==> flow/design.v <==
`timescale 1ns / 1ps
module Register #(parameter [15:0] RESET_VALUE = 16'h0000) (I, E, FunSel, Clock, Reset, Q);
    input wire [15:0] I;
    input wire E;
    input wire [2:0] FunSel;
    input wire Clock;
    input wire Reset;  
    output reg [15:0] Q;
    always @(posedge Clock) begin
        if (~Reset)
            Q <= RESET_VALUE;
        else if(E) begin
            case(FunSel)
                3'b000: Q <= Q - 16'd1;
                3'b001: Q <= Q + 16'd1;
                3'b010: Q <= I;
                3'b011: Q <= 16'b0;
                3'b100: Q <= {8'b0, I[7:0]};
                3'b101: Q[7:0] <= I[7:0];
                3'b110: Q[15:8] <= I[7:0];
                3'b111: Q[15:0] <= { {8{I[7]}}, I[7:0] };
            endcase
        end
    end
endmodule
`timescale 1ns / 1ps
module RegisterFile(I, OutASel, OutBSel, FunSel, RegSel, ScrSel, Clock, Reset, OutA, OutB);
    input wire [15:0] I;
    input wire [2:0] OutASel;
    input wire [2:0] OutBSel;
    input wire [2:0] FunSel;
    input wire [3:0] RegSel;
    input wire [3:0] ScrSel;
    input wire Clock;
    input wire Reset;
    output reg [15:0] OutA;
    output reg [15:0] OutB;
    wire [15:0] R1_Q, R2_Q, R3_Q, R4_Q;
    wire [15:0] S1_Q, S2_Q, S3_Q, S4_Q;
    Register R1(.I(I), .E(~RegSel[3]), .FunSel(FunSel), .Clock(Clock), .Reset(Reset), .Q(R1_Q));
    Register R2(.I(I), .E(~RegSel[2]), .FunSel(FunSel), .Clock(Clock), .Reset(Reset), .Q(R2_Q));
    Register R3(.I(I), .E(~RegSel[1]), .FunSel(FunSel), .Clock(Clock), .Reset(Reset), .Q(R3_Q));
    Register R4(.I(I), .E(~RegSel[0]), .FunSel(FunSel), .Clock(Clock), .Reset(Reset), .Q(R4_Q));
    Register S1(.I(I), .E(~ScrSel[3]), .FunSel(FunSel), .Clock(Clock), .Reset(Reset), .Q(S1_Q));
    Register S2(.I(I), .E(~ScrSel[2]), .FunSel(FunSel), .Clock(Clock), .Reset(Reset), .Q(S2_Q));
    Register S3(.I(I), .E(~ScrSel[1]), .FunSel(FunSel), .Clock(Clock), .Reset(Reset), .Q(S3_Q));
    Register S4(.I(I), .E(~ScrSel[0]), .FunSel(FunSel), .Clock(Clock), .Reset(Reset), .Q(S4_Q));
    always @(*) begin
        case(OutASel)
            3'b000: OutA = R1_Q;
            3'b001: OutA = R2_Q;
            3'b010: OutA = R3_Q;
            3'b011: OutA = R4_Q;
            3'b100: OutA = S1_Q;
            3'b101: OutA = S2_Q;
            3'b110: OutA = S3_Q;
            3'b111: OutA = S4_Q;
        endcase
        case(OutBSel)
            3'b000: OutB = R1_Q;
            3'b001: OutB = R2_Q;
            3'b010: OutB = R3_Q;
            3'b011: OutB = R4_Q;
            3'b100: OutB = S1_Q;
            3'b101: OutB = S2_Q;
            3'b110: OutB = S3_Q;
            3'b111: OutB = S4_Q;
        endcase
    end
endmodule
`timescale 1ns / 1ps
module AddressRegisterFile(I, OutCSel, OutDSel, FunSel, RegSel, Clock, Reset, OutC, OutD);
    input wire [15:0] I;
    input wire [1:0] OutCSel;
    input wire [1:0] OutDSel;
    input wire [2:0] FunSel;
    input wire [2:0] RegSel;
    input Clock;
    input Reset;
    output reg [15:0] OutC;
    output reg [15:0] OutD;
    wire [15:0] PC_Q, AR_Q, SP_Q;
    Register #(.RESET_VALUE(16'd0))   PC(.I(I), .E(~RegSel[2]), .FunSel(FunSel), .Clock(Clock), .Reset(Reset), .Q(PC_Q));
    Register #(.RESET_VALUE(16'd0))   AR(.I(I), .E(~RegSel[1]), .FunSel(FunSel), .Clock(Clock), .Reset(Reset), .Q(AR_Q));
    Register #(.RESET_VALUE(16'd255)) SP(.I(I), .E(~RegSel[0]), .FunSel(FunSel), .Clock(Clock), .Reset(Reset), .Q(SP_Q));
    always @(*) begin
        case(OutCSel)
            2'b00: OutC = PC_Q;
            2'b01: OutC = PC_Q;
            2'b10: OutC = AR_Q;
            2'b11: OutC = SP_Q;
        endcase
        case(OutDSel)
            2'b00: OutD = PC_Q;
            2'b01: OutD = PC_Q;
            2'b10: OutD = AR_Q;
            2'b11: OutD = SP_Q;
        endcase
    end
endmodule
`timescale 1ns / 1ps
module InstructionRegister(I, Write, LH, Clock, Reset, IROut, IRNext);
    input wire [7:0] I;
    input wire Write;
    input wire LH;
    input wire Clock;
    input wire Reset;
    output reg [15:0] IROut;
    output reg [15:0] IRNext;  
    always @(*) begin
        IRNext = IROut;
        if(Write) begin
            case(LH)
                1'b0: IRNext[7:0] = I;
                1'b1: IRNext[15:8] = I;
            endcase
        end
        if (~Reset)
            IRNext = 16'b0;
    end
    always @(posedge Clock) begin
        IROut <= IRNext;
    end
endmodule
`timescale 1ns / 1ps
module ArithmeticLogicUnit(A, B, FunSel, WF, Clock, Reset, ALUOut, FlagsOut, FlagsNext);
    input wire [15:0] A;
    input wire [15:0] B;
    input wire [4:0] FunSel;
    input wire WF;
    input wire Clock;
    input wire Reset;
    output reg [15:0] ALUOut;
    output reg [3:0] FlagsOut;  
    output reg [3:0] FlagsNext;  
    reg Z, C, N, O;
    reg [15:0] comp;  
    always @(*) begin
        C = 1'b0;
        N = 1'b0;
        O = 1'b0;
        comp = ~B;
        ALUOut = 16'b0;
        case(FunSel)
            5'b00000: ALUOut = {8'b0, A[7:0]};
            5'b00001: ALUOut = {8'b0, B[7:0]};
            5'b00010: ALUOut = {8'b0, ~A[7:0]};
            5'b00011: ALUOut = {8'b0, ~B[7:0]};
            5'b00100:  begin  
                ALUOut = 16'b0;
                {C, ALUOut[7:0]} = A[7:0] + B[7:0];
                    if ((~A[7] == ALUOut[7]) && (~B[7] == ALUOut[7]))
                       O = 1;
                   else
                       O = 0;
            end
            5'b00101:  begin  
                ALUOut = 16'b0;
                {C, ALUOut[7:0]} = A[7:0] + B[7:0] + FlagsOut[2];
                    if ((~A[7] == ALUOut[7]) && (~B[7] == ALUOut[7]))
                       O = 1;
                   else
                       O = 0;
            end
            5'b00110: begin  
                ALUOut = 16'b0;
                {C, ALUOut[7:0]} = A[7:0] + comp[7:0] + 1;
                if ((~A[7] == ALUOut[7]) && (B[7] == ALUOut[7]))
                    O = 1;
                else
                    O = 0;
            end
            5'b00111: ALUOut = {8'b0, A[7:0] & B[7:0]};
            5'b01000: ALUOut = {8'b0, A[7:0] | B[7:0]};
            5'b01001: ALUOut = {8'b0, A[7:0] ^ B[7:0]};
            5'b01010: ALUOut = {8'b0, ~(A[7:0] & B[7:0])};
            5'b01011: begin  
                ALUOut = {8'b0, A[6:0], 1'b0};
                C = A[7];
            end
            5'b01100: begin  
                ALUOut = {8'b0, 1'b0, A[7:1]};
                C = A[0];
            end
            5'b01101: begin  
                ALUOut = {8'b0, A[7], A[7:1]};
                C = A[0];
            end
            5'b01110: begin  
                C = A[7];
                ALUOut = {8'b0, A[6:0], FlagsOut[2]};
            end
            5'b01111: begin  
                C = A[0];
                ALUOut = {8'b0, FlagsOut[2], A[7:1]};
            end
            5'b10000: ALUOut = A;
            5'b10001: ALUOut = B;
            5'b10010: ALUOut = ~A;
            5'b10011: ALUOut = ~B;
            5'b10100: begin  
                {C, ALUOut} = A + B;
                if ((~A[15] == ALUOut[15]) && (~B[15] == ALUOut[15]))
                    O = 1;
                else
                    O = 0;
            end
            5'b10101: begin  
                {C, ALUOut} = A + B + FlagsOut[2];
                if ((~A[15] == ALUOut[15]) && (~B[15] == ALUOut[15]))
                    O = 1;
                else
                    O = 0;
            end
            5'b10110: begin  
                {C, ALUOut} = A + comp + 1;
                if ((~A[15] == ALUOut[15]) && (B[15] == ALUOut[15]))
                    O = 1;
                else
                    O = 0;
            end
            5'b10111: ALUOut = A & B;
            5'b11000: ALUOut = A | B;
            5'b11001: ALUOut = A ^ B;
            5'b11010: ALUOut = ~(A & B);
            5'b11011: begin  
                ALUOut = {A[14:0], 1'b0};
                C = A[15];
            end
            5'b11100: begin  
                ALUOut = {1'b0, A[15:1]};
                C = A[0];
            end
            5'b11101: begin  
                ALUOut = {A[15], A[15:1]};
                C = A[0];
            end
            5'b11110: begin  
                C = A[15];
                ALUOut = {A[14:0], FlagsOut[2]};
            end
            5'b11111: begin  
                C = A[0];
                ALUOut = {FlagsOut[2], A[15:1]};
            end
        endcase
        if ((FunSel[4] && ALUOut == 16'b0) || (~FunSel[4] && ALUOut[7:0] == 8'b0))
            Z = 1;
        else
            Z = 0;
        if ((FunSel != 5'b01101) && (FunSel != 5'b11101)) begin
            if ((FunSel[4] && ALUOut[15]) || (~FunSel[4] && ALUOut[7]))
                N = 1;
            else
                N = 0;
        end
    end
    always @(*) begin
        FlagsNext = FlagsOut;
        if(WF) begin
            case (FunSel[3:0])
                4'b0100: begin
                    FlagsNext[0] = O;
                    FlagsNext[2] = C;
                end
                4'b0101: begin
                    FlagsNext[0] = O;
                    FlagsNext[2] = C;
                end
                4'b0110: begin
                    FlagsNext[0] = O;
                    FlagsNext[2] = C;
                end
                4'b1011: FlagsNext[2] = C;
                4'b1100: FlagsNext[2] = C;
                4'b1101: FlagsNext[2] = C;
                4'b1110: FlagsNext[2] = C;
                4'b1111: FlagsNext[2] = C;
                default: ;
            endcase
            if ((FunSel != 5'b01101) && (FunSel != 5'b11101))
                FlagsNext[1] = N;
            FlagsNext[3] = Z;
        end
        if (~Reset)
            FlagsNext = 4'b0;
    end
    always @(posedge Clock) begin
        FlagsOut <= FlagsNext;
    end
endmodule
`timescale 1ns / 1ps
module ArithmeticLogicUnitSystem(
    RF_OutASel, RF_OutBSel, RF_FunSel, RF_RegSel, RF_ScrSel, ALU_FunSel, ALU_WF, ARF_OutCSel,
    ARF_OutDSel, ARF_FunSel, ARF_RegSel, IR_LH, IR_Write, Mem_WR, Mem_CS, MuxASel, MuxBSel, MuxCSel, Clock,
    Reset, MemData, Address, MuxCOut, IRNext, FlagsNext
    );
    input wire [2:0] RF_OutASel, RF_OutBSel, RF_FunSel;
    input wire [3:0] RF_RegSel, RF_ScrSel;
    input wire [4:0] ALU_FunSel;
    input wire ALU_WF;
    input wire [1:0] ARF_OutCSel, ARF_OutDSel;
    input wire [2:0] ARF_FunSel, ARF_RegSel;
    input wire IR_LH, IR_Write;
    input wire Mem_WR, Mem_CS;
    input wire [1:0] MuxASel, MuxBSel;
    input wire MuxCSel;
    input wire Clock;
    input wire Reset;
    input wire [7:0] MemData;
    output wire [15:0] Address;
    output reg [7:0] MuxCOut;
    output wire [15:0] IRNext;
    output wire [3:0] FlagsNext;
    reg [15:0] MuxAOut, MuxBOut;
    wire [15:0] OutA, OutB, OutC;
    wire [15:0] ALUOut;
    wire [15:0] IRFull;
    wire [7:0] IROut;
    wire [3:0] FlagsOut;
    wire [7:0] MemOut;
    assign MemOut = (~Mem_WR && ~Mem_CS) ? MemData : 8'h00;
    assign IROut = IRFull[7:0];
    RegisterFile RF(.I(MuxAOut), .OutASel(RF_OutASel), .OutBSel(RF_OutBSel), .FunSel(RF_FunSel),
        .RegSel(RF_RegSel), .ScrSel(RF_ScrSel), .Clock(Clock), .Reset(Reset), .OutA(OutA), .OutB(OutB));
    AddressRegisterFile ARF(.I(MuxBOut), .OutCSel(ARF_OutCSel), .OutDSel(ARF_OutDSel), .FunSel(ARF_FunSel),
        .RegSel(ARF_RegSel), .Clock(Clock), .Reset(Reset), .OutC(OutC), .OutD(Address));
    InstructionRegister IR(.I(MemOut), .Write(IR_Write), .LH(IR_LH), .Clock(Clock), .Reset(Reset),
        .IROut(IRFull), .IRNext(IRNext));
    ArithmeticLogicUnit ALU(.A(OutA), .B(OutB), .FunSel(ALU_FunSel), .WF(ALU_WF), .Clock(Clock), .Reset(Reset),
        .ALUOut(ALUOut), .FlagsOut(FlagsOut), .FlagsNext(FlagsNext));
    always @(*) begin
        case(MuxASel)
            2'b00: MuxAOut = ALUOut;
            2'b01: MuxAOut = OutC;
            2'b10: MuxAOut = {8'b0, MemOut};
            2'b11: MuxAOut = {8'b0, IROut};
        endcase
        case(MuxBSel)
            2'b00: MuxBOut = ALUOut;
            2'b01: MuxBOut = OutC;
            2'b10: MuxBOut = {8'b0, MemOut};
            2'b11: MuxBOut = {8'b0, IROut};
        endcase
        case(MuxCSel)
            1'b0: MuxCOut = ALUOut[7:0];
            1'b1: MuxCOut = ALUOut[15:8];
        endcase
    end
endmodule
`timescale 1ns / 1ps
module CPUSystem(Clock, Reset, T, Mem_Address, Mem_WData, Mem_RData, Mem_Read, Mem_Write);
    input wire Clock;
    input wire Reset;
    output wire [7:0] T;
    output wire [15:0] Mem_Address;
    output wire [7:0] Mem_WData;
    input wire [7:0] Mem_RData;
    output wire Mem_Read;
    output wire Mem_Write;
    reg [2:0] RF_OutASel, RF_OutBSel, RF_FunSel;
    reg [3:0] RF_RegSel, RF_ScrSel;
    reg [4:0] ALU_FunSel;
    reg ALU_WF;
    reg [1:0] ARF_OutCSel, ARF_OutDSel;
    reg [2:0] ARF_FunSel, ARF_RegSel;
    reg IR_LH, IR_Write;
    reg Mem_WR, Mem_CS;
    reg [1:0] MuxASel, MuxBSel;
    reg MuxCSel;
    reg [5:0] D;
    reg [1:0] RSEL;
    reg S;
    reg [2:0] DSTREG, SREG1, SREG2;
    reg [7:0] _T;
    reg [7:0] T_n;
    reg [2:0] q_RF_OutASel, q_RF_OutBSel, q_RF_FunSel;
    reg [3:0] q_RF_RegSel, q_RF_ScrSel;
    reg [4:0] q_ALU_FunSel;
    reg q_ALU_WF;
    reg [1:0] q_ARF_OutCSel, q_ARF_OutDSel;
    reg [2:0] q_ARF_FunSel, q_ARF_RegSel;
    reg q_IR_LH, q_IR_Write;
    reg q_Mem_WR, q_Mem_CS;
    reg [1:0] q_MuxASel, q_MuxBSel;
    reg q_MuxCSel;
    reg [5:0] q_D;
    reg [1:0] q_RSEL;
    reg q_S;
    reg [2:0] q_DSTREG, q_SREG1, q_SREG2;
    reg [7:0] q_T;
    reg [7:0] q_Tout;
    wire [15:0] IRNext;
    wire [3:0] FlagsNext;
    ArithmeticLogicUnitSystem _ALUSystem(.RF_OutASel(q_RF_OutASel), .RF_OutBSel(q_RF_OutBSel), .RF_FunSel(q_RF_FunSel),
        .RF_RegSel(q_RF_RegSel), .RF_ScrSel(q_RF_ScrSel), .ALU_FunSel(q_ALU_FunSel), .ALU_WF(q_ALU_WF), .ARF_OutCSel(q_ARF_OutCSel),
        .ARF_OutDSel(q_ARF_OutDSel), .ARF_FunSel(q_ARF_FunSel), .ARF_RegSel(q_ARF_RegSel), .IR_LH(q_IR_LH), .IR_Write(q_IR_Write),
        .Mem_WR(q_Mem_WR), .Mem_CS(q_Mem_CS), .MuxASel(q_MuxASel), .MuxBSel(q_MuxBSel), .MuxCSel(q_MuxCSel), .Clock(Clock),
        .Reset(Reset), .MemData(Mem_RData), .Address(Mem_Address), .MuxCOut(Mem_WData), .IRNext(IRNext), .FlagsNext(FlagsNext)
    );
    assign T = q_Tout;
    assign Mem_Read = ~q_Mem_CS & ~q_Mem_WR;
    assign Mem_Write = ~q_Mem_CS & q_Mem_WR;
    always @(posedge Clock) begin
        q_RF_OutASel <= RF_OutASel; q_RF_OutBSel <= RF_OutBSel; q_RF_FunSel <= RF_FunSel;
        q_RF_RegSel <= RF_RegSel; q_RF_ScrSel <= RF_ScrSel;
        q_ALU_FunSel <= ALU_FunSel; q_ALU_WF <= ALU_WF;
        q_ARF_OutCSel <= ARF_OutCSel; q_ARF_OutDSel <= ARF_OutDSel;
        q_ARF_FunSel <= ARF_FunSel; q_ARF_RegSel <= ARF_RegSel;
        q_IR_LH <= IR_LH; q_IR_Write <= IR_Write;
        q_Mem_WR <= Mem_WR; q_Mem_CS <= Mem_CS;
        q_MuxASel <= MuxASel; q_MuxBSel <= MuxBSel; q_MuxCSel <= MuxCSel;
        q_D <= D; q_RSEL <= RSEL; q_S <= S;
        q_DSTREG <= DSTREG; q_SREG1 <= SREG1; q_SREG2 <= SREG2;
        q_T <= _T; q_Tout <= T_n;
    end
    always @(*) begin
        RF_OutASel = q_RF_OutASel; RF_OutBSel = q_RF_OutBSel; RF_FunSel = q_RF_FunSel;
        RF_RegSel = q_RF_RegSel; RF_ScrSel = q_RF_ScrSel;
        ALU_FunSel = q_ALU_FunSel; ALU_WF = q_ALU_WF;
        ARF_OutCSel = q_ARF_OutCSel; ARF_OutDSel = q_ARF_OutDSel;
        ARF_FunSel = q_ARF_FunSel; ARF_RegSel = q_ARF_RegSel;
        IR_LH = q_IR_LH; IR_Write = q_IR_Write;
        Mem_WR = q_Mem_WR; Mem_CS = q_Mem_CS;
        MuxASel = q_MuxASel; MuxBSel = q_MuxBSel; MuxCSel = q_MuxCSel;
        D = q_D; RSEL = q_RSEL; S = q_S;
        DSTREG = q_DSTREG; SREG1 = q_SREG1; SREG2 = q_SREG2;
        _T = q_T; T_n = q_Tout;
        if (~Reset) begin
            RF_OutASel = 3'b0; RF_OutBSel = 3'b0; RF_FunSel = 3'b0;
            ALU_FunSel = 5'b0; ALU_WF = 1'b0;
            ARF_OutCSel = 2'b0; ARF_OutDSel = 2'b0; ARF_FunSel = 3'b0;
            IR_LH = 1'b0; Mem_WR = 1'b0;
            MuxASel = 2'b0; MuxBSel = 2'b0; MuxCSel = 1'b0;
            D = 6'b0; RSEL = 2'b0; S = 1'b0;
            DSTREG = 3'b0; SREG1 = 3'b0; SREG2 = 3'b0;
            T_n = 8'd0;
            _T = 8'd1;
            IR_Write = 1'b0;
            Mem_CS = 1'b1;
            resetSel();
        end
        else begin
            case (_T)
                8'd1: begin
                    T_n = _T;
                    RF_RegSel = 4'b1111;
                    RF_ScrSel = 4'b1111;
                    Mem_CS = 1'b0;
                    Mem_WR = 1'b0;
                    IR_Write = 1'b1;
                    IR_LH = 1'b0;
                    ARF_OutDSel = 2'b00;
                    ARF_RegSel = 3'b011;
                    ARF_FunSel = 3'b001;
                    _T = 8'd2;
                end
                8'd2: begin
                    T_n = _T;
                    IR_LH = 1'b1;
                    _T = 8'd4;
                end
                8'd4: begin
                    T_n = _T;
                    IR_Write = 1'b0;
                    resetSel();
                    decode(IRNext);
                    case (D)
                        6'h00: branch_1();
                        6'h01: begin
                            if (~FlagsNext[3])
                                branch_1();
                            else _T =  8'd1;
                        end
                        6'h02: begin
                            if (FlagsNext[3])
                                branch_1();
                            else _T =  8'd1;
                        end
                        6'h03: begin
                            inc_dec_sp(1'b0);
                            _T = 8'd8;
                        end
                        6'h04: push_1();
                        6'h05: inc_dec_1();
                        6'h06: inc_dec_1();
                        6'h07: one_sreg_1();
                        6'h08: one_sreg_1();
                        6'h09: one_sreg_1();
                        6'h0A: one_sreg_1();
                        6'h0B: one_sreg_1();
                        6'h0C: two_sreg_1();
                        6'h0D: two_sreg_1();
                        6'h0E: one_sreg_1();
                        6'h0F: two_sreg_1();
                        6'h10: two_sreg_1();
                        6'h11: mov(1'b1);
                        6'h12: ldr_1();
                        6'h13: str_1();
                        6'h14: mov(1'b0);
                        6'h15: two_sreg_1();
                        6'h16: two_sreg_1();
                        6'h17: two_sreg_1();
                        6'h18: one_sreg_1();
                        6'h19: two_sreg_1();
                        6'h1A: two_sreg_1();
                        6'h1B: two_sreg_1();
                        6'h1C: two_sreg_1();
                        6'h1D: two_sreg_1();
                        6'h1E: branch_1();
                        6'h1F: begin
                            inc_dec_sp(1'b0);
                            _T = 8'd8;
                        end
                        6'h20: ldrim();
                        6'h21: strim_1();
                    endcase
                end
                8'd8: begin
                    T_n = _T;
                    resetSel();
                    case (D)
                        6'h00: branch_2();
                        6'h01: branch_2();
                        6'h02: branch_2();
                        6'h03: pop_1();
                        6'h04: push_2();
                        6'h05: inc_dec_2(3'b001);
                        6'h06: inc_dec_2(3'b000);
                        6'h07: one_sreg_2(5'b11011, 1'b0);
                        6'h08: one_sreg_2(5'b11100, 1'b0);
                        6'h09: one_sreg_2(5'b11101, 1'b0);
                        6'h0A: one_sreg_2(5'b11110, 1'b0);
                        6'h0B: one_sreg_2(5'b11111, 1'b0);
                        6'h0C: two_sreg_2();
                        6'h0D: two_sreg_2();
                        6'h0E: one_sreg_2(5'b10010, 1'b0);
                        6'h0F: two_sreg_2();
                        6'h10: two_sreg_2();
                        6'h12: ldr_2();
                        6'h13: str_2();
                        6'h15: two_sreg_2();
                        6'h16: two_sreg_2();
                        6'h17: two_sreg_2();
                        6'h18: one_sreg_2(5'b10000, S);
                        6'h19: two_sreg_2();
                        6'h1A: two_sreg_2();
                        6'h1B: two_sreg_2();
                        6'h1C: two_sreg_2();
                        6'h1D: two_sreg_2();
                        6'h1E: bx_1();
                        6'h1F: bl_1();
                        6'h21: strim_2();
                    endcase
                end
                8'd16: begin
                    T_n = _T;
                    resetSel();
                    case (D)
                        6'h00: branch_3();
                        6'h01: branch_3();
                        6'h02: branch_3();
                        6'h03: pop_2();
                        6'h0C: two_sreg_3(5'b10111, 1'b0);
                        6'h0D: two_sreg_3(5'b11000, 1'b0);
                        6'h0F: two_sreg_3(5'b11001, 1'b0);
                        6'h10: two_sreg_3(5'b11010, 1'b0);
                        6'h15: two_sreg_3(5'b10100, 1'b0);
                        6'h16: two_sreg_3(5'b10101, 1'b0);
                        6'h17: two_sreg_3(5'b10110, 1'b0);
                        6'h19: two_sreg_3(5'b10100, S);
                        6'h1A: two_sreg_3(5'b10110, S);
                        6'h1B: two_sreg_3(5'b10111, S);
                        6'h1C: two_sreg_3(5'b11000, S);
                        6'h1D: two_sreg_3(5'b11001, S);
                        6'h1E: bx_2();
                        6'h1F: bl_2();
                        6'h21: strim_3();
                    endcase
                end
                8'd32: begin
                    T_n = _T;
                    resetSel();
                    case (D)
                        6'h1E: bx_3();
                        6'h1F: bl_3();
                        6'h21: strim_4();
                    endcase
                end
                 8'd64: begin
                    T_n = _T;
                    resetSel();
                    case (D)
                        6'h21: begin
                            strim_5();
                        end
                    endcase
                end
                default: resetSel();
            endcase
        end
    end
    task decode (input [15:0] IR);
    begin
        D = IR[15:10];
        RSEL = IR[9:8];
        S = IR[9];
        DSTREG = IR[8:6];
        SREG1 = IR[5:3];
        SREG2 = IR[2:0];
    end
    endtask
    task resetSel ();
    begin
        Mem_CS = 1'b1;
        ARF_RegSel = 3'b111;
        RF_RegSel = 4'b1111;
        RF_ScrSel = 4'b1111;
    end
    endtask
    task branch_1 ();
    begin
        ARF_OutCSel = 2'b00;  
        MuxASel = 2'b01;  
        RF_ScrSel = 4'b0111;  
        RF_FunSel = 3'b010;
        _T = 8'd8;
        end
    endtask
    task branch_2 ();
    begin
        MuxASel = 2'b11;  
        RF_ScrSel = 4'b1011;  
        RF_FunSel = 3'b111;
        _T = 8'd16;
    end
    endtask
    task branch_3 ();
    begin
        RF_OutASel = 3'b100;  
        RF_OutBSel = 3'b101;  
        MuxBSel = 2'b00;
        ARF_RegSel = 3'b011;  
        ARF_FunSel = 3'b010;
        ALU_FunSel = 5'b10100;
        ALU_WF = 1'b0;
        _T = 8'd1;
    end
    endtask
    task inc_dec_sp (input id);
    begin
        ARF_RegSel = 3'b110;  
        ARF_FunSel = id ? 3'b000 : 3'b001;
    end
    endtask
    task  pop_1 ();
    begin
        Mem_CS = 1'b0;
        Mem_WR = 1'b0;  
        ARF_OutDSel = 2'b11;  
        MuxASel = 2'b10;  
        case (RSEL)
            2'b00: RF_RegSel = 4'b0111;  
            2'b01: RF_RegSel = 4'b1011;  
            2'b10: RF_RegSel = 4'b1101;  
            2'b11: RF_RegSel = 4'b1110;  
        endcase
        RF_FunSel = 3'b100;
        inc_dec_sp(1'b0);
        _T = 8'd16;
    end
    endtask
    task pop_2 ();
    begin
        Mem_CS = 1'b0;
        Mem_WR = 1'b0;  
        ARF_OutDSel = 2'b11;  
        MuxASel = 2'b10;  
        case (RSEL)
            2'b00: RF_RegSel = 4'b0111;  
            2'b01: RF_RegSel = 4'b1011;  
            2'b10: RF_RegSel = 4'b1101;  
            2'b11: RF_RegSel = 4'b1110;  
        endcase
        RF_FunSel = 3'b110;
        _T = 8'd1;
    end
    endtask
    task push_1 ();
    begin
        Mem_CS = 1'b0;
        Mem_WR = 1'b1;  
        ARF_OutDSel = 2'b11;  
        RF_OutASel = {1'b0, RSEL};
        MuxCSel = 1'b1;  
        ALU_FunSel = 5'b10000;
        ALU_WF = 1'b0;
        inc_dec_sp(1'b1);
        _T = 8'd8;
    end
    endtask
    task push_2 ();
    begin
        Mem_CS = 1'b0;
        Mem_WR = 1'b1;  
        ARF_OutDSel = 2'b11;  
        RF_OutASel = {1'b0, RSEL};
        MuxCSel = 1'b0;  
        ALU_FunSel = 5'b10000;
        ALU_WF = 1'b0;
        inc_dec_sp(1'b1);
        _T = 8'd1;
    end
    endtask
    task inc_dec_1 ();
    begin
        if (DSTREG[2]) begin
            case (DSTREG)
                3'b100: RF_RegSel = 4'b0111;  
                3'b101: RF_RegSel = 4'b1011;  
                3'b110: RF_RegSel = 4'b1101;  
                3'b111: RF_RegSel = 4'b1110;  
            endcase
            RF_FunSel = 3'b010;
        end
        else begin
            case (DSTREG)
                3'b000: ARF_RegSel = 3'b011;  
                3'b001: ARF_RegSel = 3'b011;  
                3'b010: ARF_RegSel = 3'b110;  
                3'b011: ARF_RegSel = 3'b101;  
            endcase
            ARF_FunSel = 3'b010;
        end
        if (SREG1[2]) begin
            RF_OutASel = {1'b0, SREG1[1:0]};
            ALU_FunSel = 5'b10000;
            ALU_WF = 1'b0;
            if (DSTREG[2])
                MuxASel = 2'b00;  
            else
                MuxBSel = 2'b00;  
        end
        else begin
            case (SREG1)
                3'b000: ARF_OutCSel = 2'b00;  
                3'b001: ARF_OutCSel = 2'b00;  
                3'b010: ARF_OutCSel = 2'b11;  
                3'b011: ARF_OutCSel = 2'b10;  
            endcase
            if (DSTREG[2])
                MuxASel = 2'b01;  
            else
                MuxBSel = 2'b01;  
        end
        _T = 8'd8;
    end
    endtask
    task inc_dec_2 (input [2:0] opcode);
    begin
        if (DSTREG[2]) begin
            case (DSTREG)
                3'b100: RF_RegSel = 4'b0111;  
                3'b101: RF_RegSel = 4'b1011;  
                3'b110: RF_RegSel = 4'b1101;  
                3'b111: RF_RegSel = 4'b1110;  
            endcase
            RF_FunSel = opcode;
        end
        else begin
            case (DSTREG)
                3'b000: ARF_RegSel = 3'b011;  
                3'b001: ARF_RegSel = 3'b011;  
                3'b010: ARF_RegSel = 3'b110;  
                3'b011: ARF_RegSel = 3'b101;  
            endcase
            ARF_FunSel = opcode;
        end
        _T = 8'd1;
    end
    endtask
    task one_sreg_1 ();
    begin
        if (~SREG1[2]) begin
            case (SREG1)
                3'b000: ARF_OutCSel = 2'b00;  
                3'b001: ARF_OutCSel = 2'b00;  
                3'b010: ARF_OutCSel = 2'b11;  
                3'b011: ARF_OutCSel = 2'b10;  
            endcase
            RF_ScrSel = 4'b0111;  
            MuxASel = 2'b01;  
            RF_FunSel = 3'b010;
        end
        _T = 8'd8;
    end
    endtask
    task one_sreg_2 (input [4:0] opcode, input s);
    begin
        if (SREG1[2])
            RF_OutASel = {1'b0, SREG1[1:0]};
        else
            RF_OutASel = 3'b100;  
        if (DSTREG[2]) begin
            case (DSTREG)
                3'b100: RF_RegSel = 4'b0111;  
                3'b101: RF_RegSel = 4'b1011;  
                3'b110: RF_RegSel = 4'b1101;  
                3'b111: RF_RegSel = 4'b1110;  
            endcase
            RF_FunSel = 3'b010;
            MuxASel = 2'b00;  
        end
        else begin
            case (DSTREG)
                3'b000: ARF_RegSel = 3'b011;  
                3'b001: ARF_RegSel = 3'b011;  
                3'b010: ARF_RegSel = 3'b110;  
                3'b011: ARF_RegSel = 3'b101;  
            endcase
            ARF_FunSel = 3'b010;
            MuxBSel = 2'b00;  
        end
        ALU_FunSel = opcode;
        ALU_WF = s;
        _T = 8'd1;
    end
    endtask
    task two_sreg_1 ();
    begin
        if (~SREG1[2]) begin
            case (SREG1)
                3'b000: ARF_OutCSel = 2'b00;  
                3'b001: ARF_OutCSel = 2'b00;  
                3'b010: ARF_OutCSel = 2'b11;  
                3'b011: ARF_OutCSel = 2'b10;  
            endcase
            RF_ScrSel = 4'b0111;  
            MuxASel = 2'b01;  
            RF_FunSel = 3'b010;
        end
        _T = 8'd8;
    end
    endtask
    task two_sreg_2 ();
    begin
       if (~SREG2[2]) begin
            case (SREG2)
                3'b000: ARF_OutCSel = 2'b00;  
                3'b001: ARF_OutCSel = 2'b00;  
                3'b010: ARF_OutCSel = 2'b11;  
                3'b011: ARF_OutCSel = 2'b10;  
            endcase
            RF_ScrSel = 4'b1011;  
            MuxASel = 2'b01;  
            RF_FunSel = 3'b010;
        end
        _T = 8'd16;
    end
    endtask
    task two_sreg_3 (input [4:0] opcode, input s);
    begin
        if (SREG1[2]) 
            RF_OutASel = {1'b0, SREG1[1:0]};
        else
            RF_OutASel = 3'b100;  
        if (SREG2[2])
            RF_OutBSel = {1'b0, SREG2[1:0]};
        else
            RF_OutBSel = 3'b101;  
        if (DSTREG[2]) begin
            case (DSTREG)
                3'b100: RF_RegSel = 4'b0111;  
                3'b101: RF_RegSel = 4'b1011;  
                3'b110: RF_RegSel = 4'b1101;  
                3'b111: RF_RegSel = 4'b1110;  
            endcase
            RF_FunSel = 3'b010;
            MuxASel = 2'b00;  
        end
        else begin
            case (DSTREG)
                3'b000: ARF_RegSel = 3'b011;  
                3'b001: ARF_RegSel = 3'b011;  
                3'b010: ARF_RegSel = 3'b110;  
                3'b011: ARF_RegSel = 3'b101;  
            endcase
            ARF_FunSel = 3'b010;
            MuxBSel = 2'b00;  
        end
        ALU_FunSel = opcode;
        ALU_WF = s;
        _T = 8'd1;
    end
    endtask
    task mov (input lh);
    begin
        case(RSEL)
            2'b00: RF_RegSel = 4'b0111;  
            2'b01: RF_RegSel = 4'b1011;  
            2'b10: RF_RegSel = 4'b1101;  
            2'b11: RF_RegSel = 4'b1110;  
        endcase
        RF_FunSel = lh ? 3'b110 : 3'b101;
        MuxASel = 2'b11;  
        _T = 8'd1;
    end
    endtask
    task ldr_1 ();
    begin
        Mem_CS = 1'b0;
        Mem_WR = 1'b0;  
        ARF_OutDSel = 2'b10;  
        MuxASel = 2'b10;  
        case (RSEL)
            2'b00: RF_RegSel = 4'b0111;  
            2'b01: RF_RegSel = 4'b1011;  
            2'b10: RF_RegSel = 4'b1101;  
            2'b11: RF_RegSel = 4'b1110;  
        endcase
        RF_FunSel = 3'b100;
        inc_dec_sp(1'b0);
        _T = 8'd8;
    end
    endtask
    task ldr_2 ();
    begin
        Mem_CS = 1'b0;
        Mem_WR = 1'b0;  
        ARF_OutDSel = 2'b10;  
        MuxASel = 2'b10;  
        case (RSEL)
            2'b00: RF_RegSel = 4'b0111;  
            2'b01: RF_RegSel = 4'b1011;  
            2'b10: RF_RegSel = 4'b1101;  
            2'b11: RF_RegSel = 4'b1110;  
        endcase
        RF_FunSel = 3'b110;
        inc_dec_sp(1'b1);
        _T = 8'd1;
    end
    endtask
    task str_1 ();
    begin
        Mem_CS = 1'b0;
        Mem_WR = 1'b1;  
        ARF_OutDSel = 2'b10;  
        RF_OutASel = {1'b0, RSEL};
        MuxCSel = 1'b0;  
        ALU_FunSel = 5'b10000;
        ALU_WF = 1'b0;
        inc_dec_sp(1'b0);
        _T = 8'd8;
    end
    endtask
    task str_2 ();
    begin
        Mem_CS = 1'b0;
        Mem_WR = 1'b1;  
        ARF_OutDSel = 2'b10;  
        RF_OutASel = {1'b0, RSEL};
        MuxCSel = 1'b1;  
        ALU_FunSel = 5'b10000;
        ALU_WF = 1'b0;
        inc_dec_sp(1'b1);
        _T = 8'd1;
    end
    endtask
    task bx_1 ();
    begin
        Mem_CS = 1'b0;
        Mem_WR = 1'b1;  
        ARF_OutDSel = 2'b11;  
        RF_OutASel = 3'b100;  
        MuxCSel = 1'b1;  
        ALU_FunSel = 5'b10000;
        ALU_WF = 1'b0;
        inc_dec_sp(1'b1);
        _T = 8'd16;
    end
    endtask
    task bx_2 ();
    begin
        Mem_CS = 1'b0;
        Mem_WR = 1'b1;  
        ARF_OutDSel = 2'b11;  
        RF_OutASel = 3'b100;  
        MuxCSel = 1'b0;  
        ALU_FunSel = 5'b10000;
        ALU_WF = 1'b0;
        inc_dec_sp(1'b1);
        _T = 8'd32;
    end
    endtask
    task bx_3 ();
    begin
        ARF_RegSel = 3'b011;  
        ARF_FunSel = 3'b010;
        RF_OutASel = {1'b0, RSEL};
        MuxBSel = 2'b00;  
        ALU_FunSel = 5'b10000;
        ALU_WF = 1'b0;
        _T = 8'd1;
    end
    endtask
    task bl_1 ();
    begin
        Mem_CS = 1'b0;
        Mem_WR = 1'b0;  
        ARF_OutDSel = 2'b11;  
        MuxBSel = 2'b10;  
        RF_ScrSel = 4'b0111;  
        RF_FunSel = 3'b100;
        inc_dec_sp(1'b0);
        _T = 8'd16;
    end
    endtask
    task bl_2 ();
    begin
        Mem_CS = 1'b0;
        Mem_WR = 1'b0;  
        ARF_OutDSel = 2'b11;  
        MuxBSel = 2'b10;  
        RF_ScrSel = 4'b0111;  
        RF_FunSel = 3'b110;
        _T = 8'd32;
    end
    endtask
    task bl_3 ();
    begin
        ARF_RegSel = 3'b011;  
        ARF_FunSel = 3'b010;
        RF_OutASel = 3'b100;  
        MuxBSel = 2'b00;  
        ALU_FunSel = 5'b10000;
        ALU_WF = 1'b0;
        _T = 8'd1;
    end
    endtask
    task ldrim ();
    begin
        case (RSEL)
            2'b00: RF_RegSel = 4'b0111;  
            2'b01: RF_RegSel = 4'b1011;  
            2'b10: RF_RegSel = 4'b1101;  
            2'b11: RF_RegSel = 4'b1110;  
        endcase
        RF_FunSel = 3'b100;
        MuxASel = 2'b11;  
        _T = 8'd1;
    end
    endtask
    task strim_1 ();
    begin
        RF_ScrSel = 4'b0111;  
        RF_FunSel = 3'b010;
        ARF_OutCSel = 2'b10;  
        MuxASel = 2'b01;  
        _T = 8'd8;
    end
    endtask
    task strim_2 ();
    begin
        RF_ScrSel = 4'b1011;  
        RF_FunSel = 3'b010;
        MuxASel = 2'b11;  
        _T = 8'd16;
    end
    endtask
    task strim_3 ();
    begin
        RF_OutASel = 3'b100;  
        RF_OutBSel = 3'b101;  
        ALU_FunSel = 5'b10100;
        ALU_WF = 1'b0;
        ARF_RegSel = 3'b101;  
        ARF_FunSel = 3'b010;
        MuxBSel = 2'b00;  
        _T = 8'd32;
    end
    endtask
    task strim_4 ();
    begin
        Mem_CS = 1'b0;
        Mem_WR = 1'b1;  
        ARF_OutDSel = 2'b10;  
        RF_OutASel = {1'b0, RSEL};
        MuxCSel = 1'b0;  
        ALU_FunSel = 5'b10000;
        ALU_WF = 1'b0;
        ARF_RegSel = 3'b101;  
        ARF_FunSel = 3'b001;
        _T = 8'd64;
    end
    endtask
    task strim_5 ();
    begin
        Mem_CS = 1'b0;
        Mem_WR = 1'b1;  
        ARF_OutDSel = 2'b10;  
        RF_OutASel = {1'b0, RSEL};
        MuxCSel = 1'b1;  
        ALU_FunSel = 5'b10000;
        ALU_WF = 1'b0;
        ARF_RegSel = 3'b101;  
        ARF_FunSel = 3'b001;
        _T = 8'd1;
    end
    endtask
endmodule
==> reports on CPUSystem <==
Tool chain data of CPUSystem

Module CPUSystem before and after one edit of its RTL, step after step.
"original" refers to lines of the RTL above, "edited" to lines of the edited file.
"change" is "edited" less "original", of the values as shown; "relative change" is that difference over "original", in percent.
Operators: Yosys type, input widths -> output width; for muxes data width and select width s.
Library cell names are shortened.
The mark n/a stands for no value.

Top module: CPUSystem
Clock port: Clock
Cell library: sky130hd
Corner: tt_025C_1v80

Diff

The edit as a unified diff against the file above.
A script made this edit. It changes what the design does and was not meant as an optimisation.

```diff
@@ -135,5 +135,5 @@
     output reg [3:0] FlagsNext;  
     reg Z, C, N, O;
-    reg [15:0] comp;  
+    reg [16:0] comp;  
     always @(*) begin
         C = 1'b0;
```

Elaborated design

Yosys after proc, flatten, opt, wreduce and memory -nomap, before mapping. Memory bits, and registers merged into a memory's read port (data or address), are not among the register bits. Print and check cells are not counted.

Cells by class:

| element                          | original | edited | change | relative change (%) |
| $add $sub $neg                   | 30       | 30     | 0      | 0.00 |
| equality and inequality tests    | 245      | 245    | 0      | 0.00 |
| multiplexer cells                | 187      | 187    | 0      | 0.00 |
| bitwise gates (word level)       | 34       | 35     | +1     | +2.94 |
| reductions and logical operators | 153      | 153    | 0      | 0.00 |

Operators with widths:

| operator       | original | edited | change | relative change (%) |
| $add 16x16->17 | 2        | 1      | -1     | -50.00 |
| $add 16x17->17 | 0        | 1      | +1     | n/a |
| $not 16->17    | 0        | 1      | +1     | n/a |

Unchanged operator kinds not shown: 134.

Storage and ports:

| element                     | original | edited | change | relative change (%) |
| flip-flop bits (word level) | 272      | 272    | 0      | 0.00 |
| input bits                  | 10       | 10     | 0      | 0.00 |
| output and inout bits       | 34       | 34     | 0      | 0.00 |
| cells after elaboration     | 700      | 701    | +1     | +0.14 |

Depth

Yosys ltp: most cells in a row. Word level: on the elaborated netlist, between registers, memories and ports. Mapped: between sequential cells and ports; inverters and the memories' decode and read muxes count.

Logic depth:

| element                      | original | edited | change | relative change (%) |
| depth in word-level cells    | 15       | 15     | 0      | 0.00 |
| ABC_AREA                     | 0        | 0      | n/a    | n/a |
| depth in mapped cells        | 24       | 24     | 0      | 0.00 |
| mapped depth without buffers | 20       | 20     | 0      | 0.00 |

After synthesis

Yosys stat after the flow's synthesis: flattened, memories mapped to cells. It holds for the ABC_AREA given above (unset counts as 0); a run with the other value may have another netlist.

Cell types:

| cell     | original | edited | change | relative change (%) |
| a21oi_1  | 311      | 260    | -51    | -16.40 |
| o21ai_0  | 295      | 319    | +24    | +8.14 |
| nand2_1  | 408      | 430    | +22    | +5.39 |
| nor3_1   | 98       | 118    | +20    | +20.41 |
| or3_1    | 71       | 56     | -15    | -21.13 |
| nor2_1   | 325      | 339    | +14    | +4.31 |
| nand3_1  | 152      | 140    | -12    | -7.89 |
| a31oi_1  | 62       | 74     | +12    | +19.35 |
| inv_1    | 111      | 122    | +11    | +9.91 |
| and3_1   | 55       | 44     | -11    | -20.00 |
| xor2_1   | 37       | 26     | -11    | -29.73 |
| xnor2_1  | 85       | 75     | -10    | -11.76 |
| a211oi_1 | 47       | 38     | -9     | -19.15 |
| o211ai_1 | 39       | 48     | +9     | +23.08 |
| buf_4    | 17       | 8      | -9     | -52.94 |
| nand3b_1 | 9        | 18     | +9     | +100.00 |
| mux2i_1  | 65       | 73     | +8     | +12.31 |
| or2_2    | 27       | 19     | -8     | -29.63 |

Unchanged cell types not shown: 20.
Not every row of either side is listed.

Mapped netlist:

| element                         | original | edited   | change | relative change (%) |
| standard cells after synthesis  | 3,582    | 3,616    | +34    | +0.95 |
| cell area after synthesis (µm²) | 24,265.8 | 24,315.8 | +50.0  | +0.21 |
| sequential area (µm²)           | 4,744.6  | 4,744.6  | 0.0    | 0.00 |
| flip-flop cells                 | 237      | 237      | 0      | 0.00 |
| buffers                         | 352      | 355      | +3     | +0.85 |

The figures by module come from a second, unflattened synthesis with its own total; it is not the netlist above.

Second synthesis, totals:

| element                                       | original | edited   | change | relative change (%) |
| cells (unflattened synthesis)                 | 4,835    | 4,835    | 0      | 0.00 |
| area total of the unflattened synthesis (µm²) | 34,669.5 | 34,707.0 | +37.5  | +0.11 |

Rows give one instance, submodules left out.

Modules, original:

| module                      | times used | cells | area (µm²) | sequential area (µm²) |
| Register                    | 8          | 247   | 1,790.5    | 320.3 |
| CPUSystem                   | 1          | 785   | 5,557.8    | 1,401.3 |
| ArithmeticLogicUnit         | 1          | 749   | 4,997.3    | 80.1 |
| Register #(RESET_VALUE=0)   | 2          | 247   | 1,790.5    | 320.3 |
| RegisterFile                | 1          | 308   | 2,135.8    | 0.0 |
| Register #(RESET_VALUE=255) | 1          | 277   | 1,883.1    | 320.3 |
| ArithmeticLogicUnitSystem   | 1          | 75    | 868.3      | 0.0 |
| AddressRegisterFile         | 1          | 109   | 701.9      | 0.0 |
| InstructionRegister         | 1          | 62    | 620.6      | 320.3 |

Modules, edited:

| module                      | times used | cells | area (µm²) | sequential area (µm²) |
| Register                    | 8          | 247   | 1,790.5    | 320.3 |
| CPUSystem                   | 1          | 785   | 5,557.8    | 1,401.3 |
| ArithmeticLogicUnit         | 1          | 749   | 5,034.8    | 80.1 |
| Register #(RESET_VALUE=0)   | 2          | 247   | 1,790.5    | 320.3 |
| RegisterFile                | 1          | 308   | 2,135.8    | 0.0 |
| Register #(RESET_VALUE=255) | 1          | 277   | 1,883.1    | 320.3 |
| ArithmeticLogicUnitSystem   | 1          | 75    | 868.3      | 0.0 |
| AddressRegisterFile         | 1          | 109   | 701.9      | 0.0 |
| InstructionRegister         | 1          | 62    | 620.6      | 320.3 |

Path before layout

OpenSTA on the mapped netlist: ideal clock, no wires. The path of least setup slack (recovery checks aside). Input and output delay are each 20% of the period. Register names are those of the netlist, which keeps one name where synthesis merged equal registers.

Path after synthesis:

| element                       | original                 | edited                   | change | relative change (%) |
| path type                     | register to output       | register to output       | n/a    | n/a |
| start                         | register q_RF_OutBSel[2] | register q_RF_OutASel[2] | n/a    | n/a |
| end                           | output port Mem_WData[7] | output port Mem_WData[6] | n/a    | n/a |
| clock period (ps)             | 12,000                   | 12,000                   | 0      | 0.00 |
| output delay (ps)             | 2,400                    | 2,400                    | 0      | 0.00 |
| time at the first pin (ps)    | 0                        | 0                        | 0      | n/a |
| data arrival time (ps)        | 3,925                    | 4,220                    | +295   | +7.52 |
| required time (ps)            | 9,600                    | 9,600                    | 0      | 0.00 |
| slack (ps)                    | 5,675                    | 5,380                    | -295   | n/a |
| delay of the path (ps)        | 3,925                    | 4,220                    | +295   | +7.52 |
| driving pins on the path      | 19                       | 17                       | -2     | -10.53 |
| buffers on the path           | 3                        | 2                        | -1     | -33.33 |
| synthesis period reached (ps) | 6,325                    | 6,620                    | +295   | +4.66 |

"delay of the path" is the arrival time less input delay plus setup time.
A path that ends at an output port has no setup time.
"driving pins on the path" counts driving pins, that of a launching flip-flop among them; a cell with two outputs on the path counts twice.
"synthesis period reached" = period - worst setup slack (recovery checks aside). The figure is calculated, with input and output delays left at 20% of the set period.
The rows between start and end are the longest chain of elaborated cells between them; the timing report does not say that the signal goes this way. Where chains are equally long, one stands for them.
Each line given opens the expression or statement behind the cell; cells for indexed reads and writes are added by Yosys, which also makes memories of some case tables.

On the way, after synthesis, original:
Path through: dfxtp_1 buf_4 nor2b_1 buf_6 a22o_1 a221o_1 o21a_1 ha_1 buf_2 inv_1 a221oi_2 nand4_1 a31o_1 a311oi_2 or3_1 a21oi_1 or4_1 a21oi_2 mux2i_1
Cells in the longest elaborated chain: 7
Elaborated cells on any way between the ends: 30
Those cells by class: 8 x add/sub; 7 x eq/ne; 4 x mux; 10 x logic; 1 x reduce/logical

Ends and longest elaborated chain, after synthesis, original:

| element         | RTL line | source |
| start, declared | 377      | `reg [2:0] q_RF_OutASel, q_RF_OutBSel, q_RF_FunSel;` |
| start, assigned | 405      | `q_RF_OutASel <= RF_OutASel; q_RF_OutBSel <= RF_OutBSel; q_RF_FunSel <= RF_FunSel;` |
| $eq 3x3->1      | 59       | `case(OutBSel)` |
| $pmux 16 s8     | 59       |  |
| $not 16->16     | 142      | `comp = ~B;` |
| $add 16x16->17  | 216      | `{C, ALUOut} = A + comp + 1;` |
| $add 17x1->17   | 216      |  |
| $pmux 8 s16     | 144      | `case(FunSel)` |
| $pmux 8 s2      | 345      | `case(MuxCSel)` |
| end, declared   | 357      | `output wire [7:0] Mem_WData;` |

On the way, after synthesis, edited:
Path through: dfxtp_1 buf_4 buf_4 inv_1 a32o_1 o32ai_2 inv_1 ha_1 fa_1 a211oi_4 or3_4 a21oi_2 or3_4 o32a_1 a2111o_1 a221oi_1 a21oi_1
Cells in the longest elaborated chain: 6
Elaborated cells on any way between the ends: 30
Those cells by class: 8 x add/sub; 7 x eq/ne; 4 x mux; 10 x logic; 1 x reduce/logical

Ends and longest elaborated chain, after synthesis, edited:

| element         | RTL line | source |
| start, declared | 377      | `reg [2:0] q_RF_OutASel, q_RF_OutBSel, q_RF_FunSel;` |
| start, assigned | 405      | `q_RF_OutASel <= RF_OutASel; q_RF_OutBSel <= RF_OutBSel; q_RF_FunSel <= RF_FunSel;` |
| $eq 3x3->1      | 49       | `case(OutASel)` |
| $pmux 16 s8     | 49       |  |
| $add 16x17->17  | 216      | `{C, ALUOut} = A + comp + 1;` |
| $add 17x1->17   | 216      |  |
| $pmux 8 s16     | 144      | `case(FunSel)` |
| $pmux 8 s2      | 345      | `case(MuxCSel)` |
| end, declared   | 357      | `output wire [7:0] Mem_WData;` |

Path in the finished layout

Path of least setup slack in the final report of the runs of pair A (OpenROAD, finished layout, wires in). Where an end is a register, its clock arrival counts in the times.
The report prints the path's times to 10 ps; the period is as set.

Path after layout:

| element                    | original                 | edited                   | change | relative change (%) |
| path type                  | register to output       | register to output       | n/a    | n/a |
| start                      | register q_RF_OutASel[2] | register q_RF_OutASel[0] | n/a    | n/a |
| end                        | output port Mem_WData[7] | output port Mem_WData[7] | n/a    | n/a |
| clock period (ps)          | 9,200                    | 9,200                    | 0      | 0.00 |
| output delay (ps)          | 1,840                    | 1,840                    | 0      | 0.00 |
| time at the first pin (ps) | 580                      | 600                      | +20    | +3.45 |
| data arrival time (ps)     | 6,630                    | 6,610                    | -20    | -0.30 |
| required time (ps)         | 7,360                    | 7,360                    | 0      | 0.00 |
| slack (ps)                 | 730                      | 750                      | +20    | n/a |
| driving pins on the path   | 17                       | 16                       | -1     | -5.88 |
| buffers on the path        | 1                        | 1                        | 0      | 0.00 |

The rows between start and end are the longest chain of elaborated cells between them; the timing report does not say that the signal goes this way. Where chains are equally long, one stands for them.

On the way, after layout, original:
Path through: dfxtp_2 nor2b_1 a221oi_1 o22ai_1 inv_1 ha_1 inv_1 a21oi_1 nand4_1 a31o_1 a311oi_2 or3_1 a21oi_1 or4_1 a21oi_2 mux2i_1 clkdlybuf4s50_1
Cells in the longest elaborated chain: 6
Elaborated cells on any way between the ends: 30
Those cells by class: 8 x add/sub; 7 x eq/ne; 4 x mux; 10 x logic; 1 x reduce/logical

Ends and longest elaborated chain, after layout, original:

| element         | RTL line | source |
| start, declared | 377      | `reg [2:0] q_RF_OutASel, q_RF_OutBSel, q_RF_FunSel;` |
| start, assigned | 405      | `q_RF_OutASel <= RF_OutASel; q_RF_OutBSel <= RF_OutBSel; q_RF_FunSel <= RF_FunSel;` |
| $eq 3x3->1      | 49       | `case(OutASel)` |
| $pmux 16 s8     | 49       |  |
| $add 16x16->17  | 216      | `{C, ALUOut} = A + comp + 1;` |
| $add 17x1->17   | 216      |  |
| $pmux 8 s16     | 144      | `case(FunSel)` |
| $pmux 8 s2      | 345      | `case(MuxCSel)` |
| end, declared   | 357      | `output wire [7:0] Mem_WData;` |

On the way, after layout, edited:
Path through: dfxtp_1 clkinv_1 o311ai_0 nor2_1 a21oi_1 ha_1 o21bai_1 nand3_1 a2111oi_0 o31ai_1 a21oi_1 o21ai_0 a221o_1 a31oi_1 a21oi_1 clkdlybuf4s50_1
Cells in the longest elaborated chain: 6
Elaborated cells on any way between the ends: 30
Those cells by class: 8 x add/sub; 7 x eq/ne; 4 x mux; 10 x logic; 1 x reduce/logical

Ends and longest elaborated chain, after layout, edited:

| element         | RTL line | source |
| start, declared | 377      | `reg [2:0] q_RF_OutASel, q_RF_OutBSel, q_RF_FunSel;` |
| start, assigned | 405      | `q_RF_OutASel <= RF_OutASel; q_RF_OutBSel <= RF_OutBSel; q_RF_FunSel <= RF_FunSel;` |
| $eq 3x3->1      | 49       | `case(OutASel)` |
| $pmux 16 s8     | 49       |  |
| $add 16x17->17  | 216      | `{C, ALUOut} = A + comp + 1;` |
| $add 17x1->17   | 216      |  |
| $pmux 8 s16     | 144      | `case(FunSel)` |
| $pmux 8 s2      | 345      | `case(MuxCSel)` |
| end, declared   | 357      | `output wire [7:0] Mem_WData;` |

Flow runs

Runs of the flow (Yosys, OpenROAD) on both versions; the two runs of a pair have the same settings. The constraints put input and output delay at 20% of the set period each and load the outputs with 0.01 pF.

Flow settings, pair A:
CORE_UTILIZATION: 40
period_ns: 9.2
CAP_MARGIN: 20
CORE_MARGIN: 2
SLEW_MARGIN: 20

Results, pair A:

| element                                   | original | edited   | change | relative change (%) |
| post-synthesis cell area (µm²)            | 24,265.8 | 24,315.8 | +50.0  | +0.21 |
| total die area (µm²)                      | 62,650.1 | 62,777.8 | +127.7 | +0.20 |
| standard-cell area after layout (µm²)     | 25,748.4 | 25,789.7 | +41.3  | +0.16 |
| post-layout utilization                   | 0.428    | 0.428    | 0.000  | n/a |
| lowest setup slack (ps)                   | 734      | 753      | +19    | n/a |
| total negative slack on setup checks (ps) | 0        | 0        | 0      | n/a |
| worst-case hold slack (ps)                | 454      | 457      | +3     | n/a |
| achieved period (ps)                      | 8,466    | 8,447    | -19    | -0.22 |

Flow settings, pair B:
ABC_AREA: 1
CAP_MARGIN: 10
CORE_UTILIZATION: 50
CTS_CLUSTER_DIAMETER: 243
GPL_ROUTABILITY_DRIVEN: 1
PLACE_DENSITY: 0.84
period_ns: 6.89
CORE_MARGIN: 2
SLEW_MARGIN: 20

Results, pair B:

| element                                   | original | edited   | change | relative change (%) |
| post-synthesis cell area (µm²)            | 24,183.2 | 24,292.0 | +108.8 | +0.45 |
| total die area (µm²)                      | 50,142.4 | 50,364.3 | +221.9 | +0.44 |
| standard-cell area after layout (µm²)     | 25,974.9 | 26,090.0 | +115.1 | +0.44 |
| post-layout utilization                   | 0.544    | 0.545    | +0.001 | n/a |
| lowest setup slack (ps)                   | 194      | 318      | +124   | n/a |
| total negative slack on setup checks (ps) | 0        | 0        | 0      | n/a |
| worst-case hold slack (ps)                | 463      | 466      | +3     | n/a |
| achieved period (ps)                      | 6,696    | 6,572    | -124   | -1.85 |

"achieved period" is the run's clock period less its worst setup slack. It is reckoned from that one timing run; input and output delays stay at 20% of the period that was set.
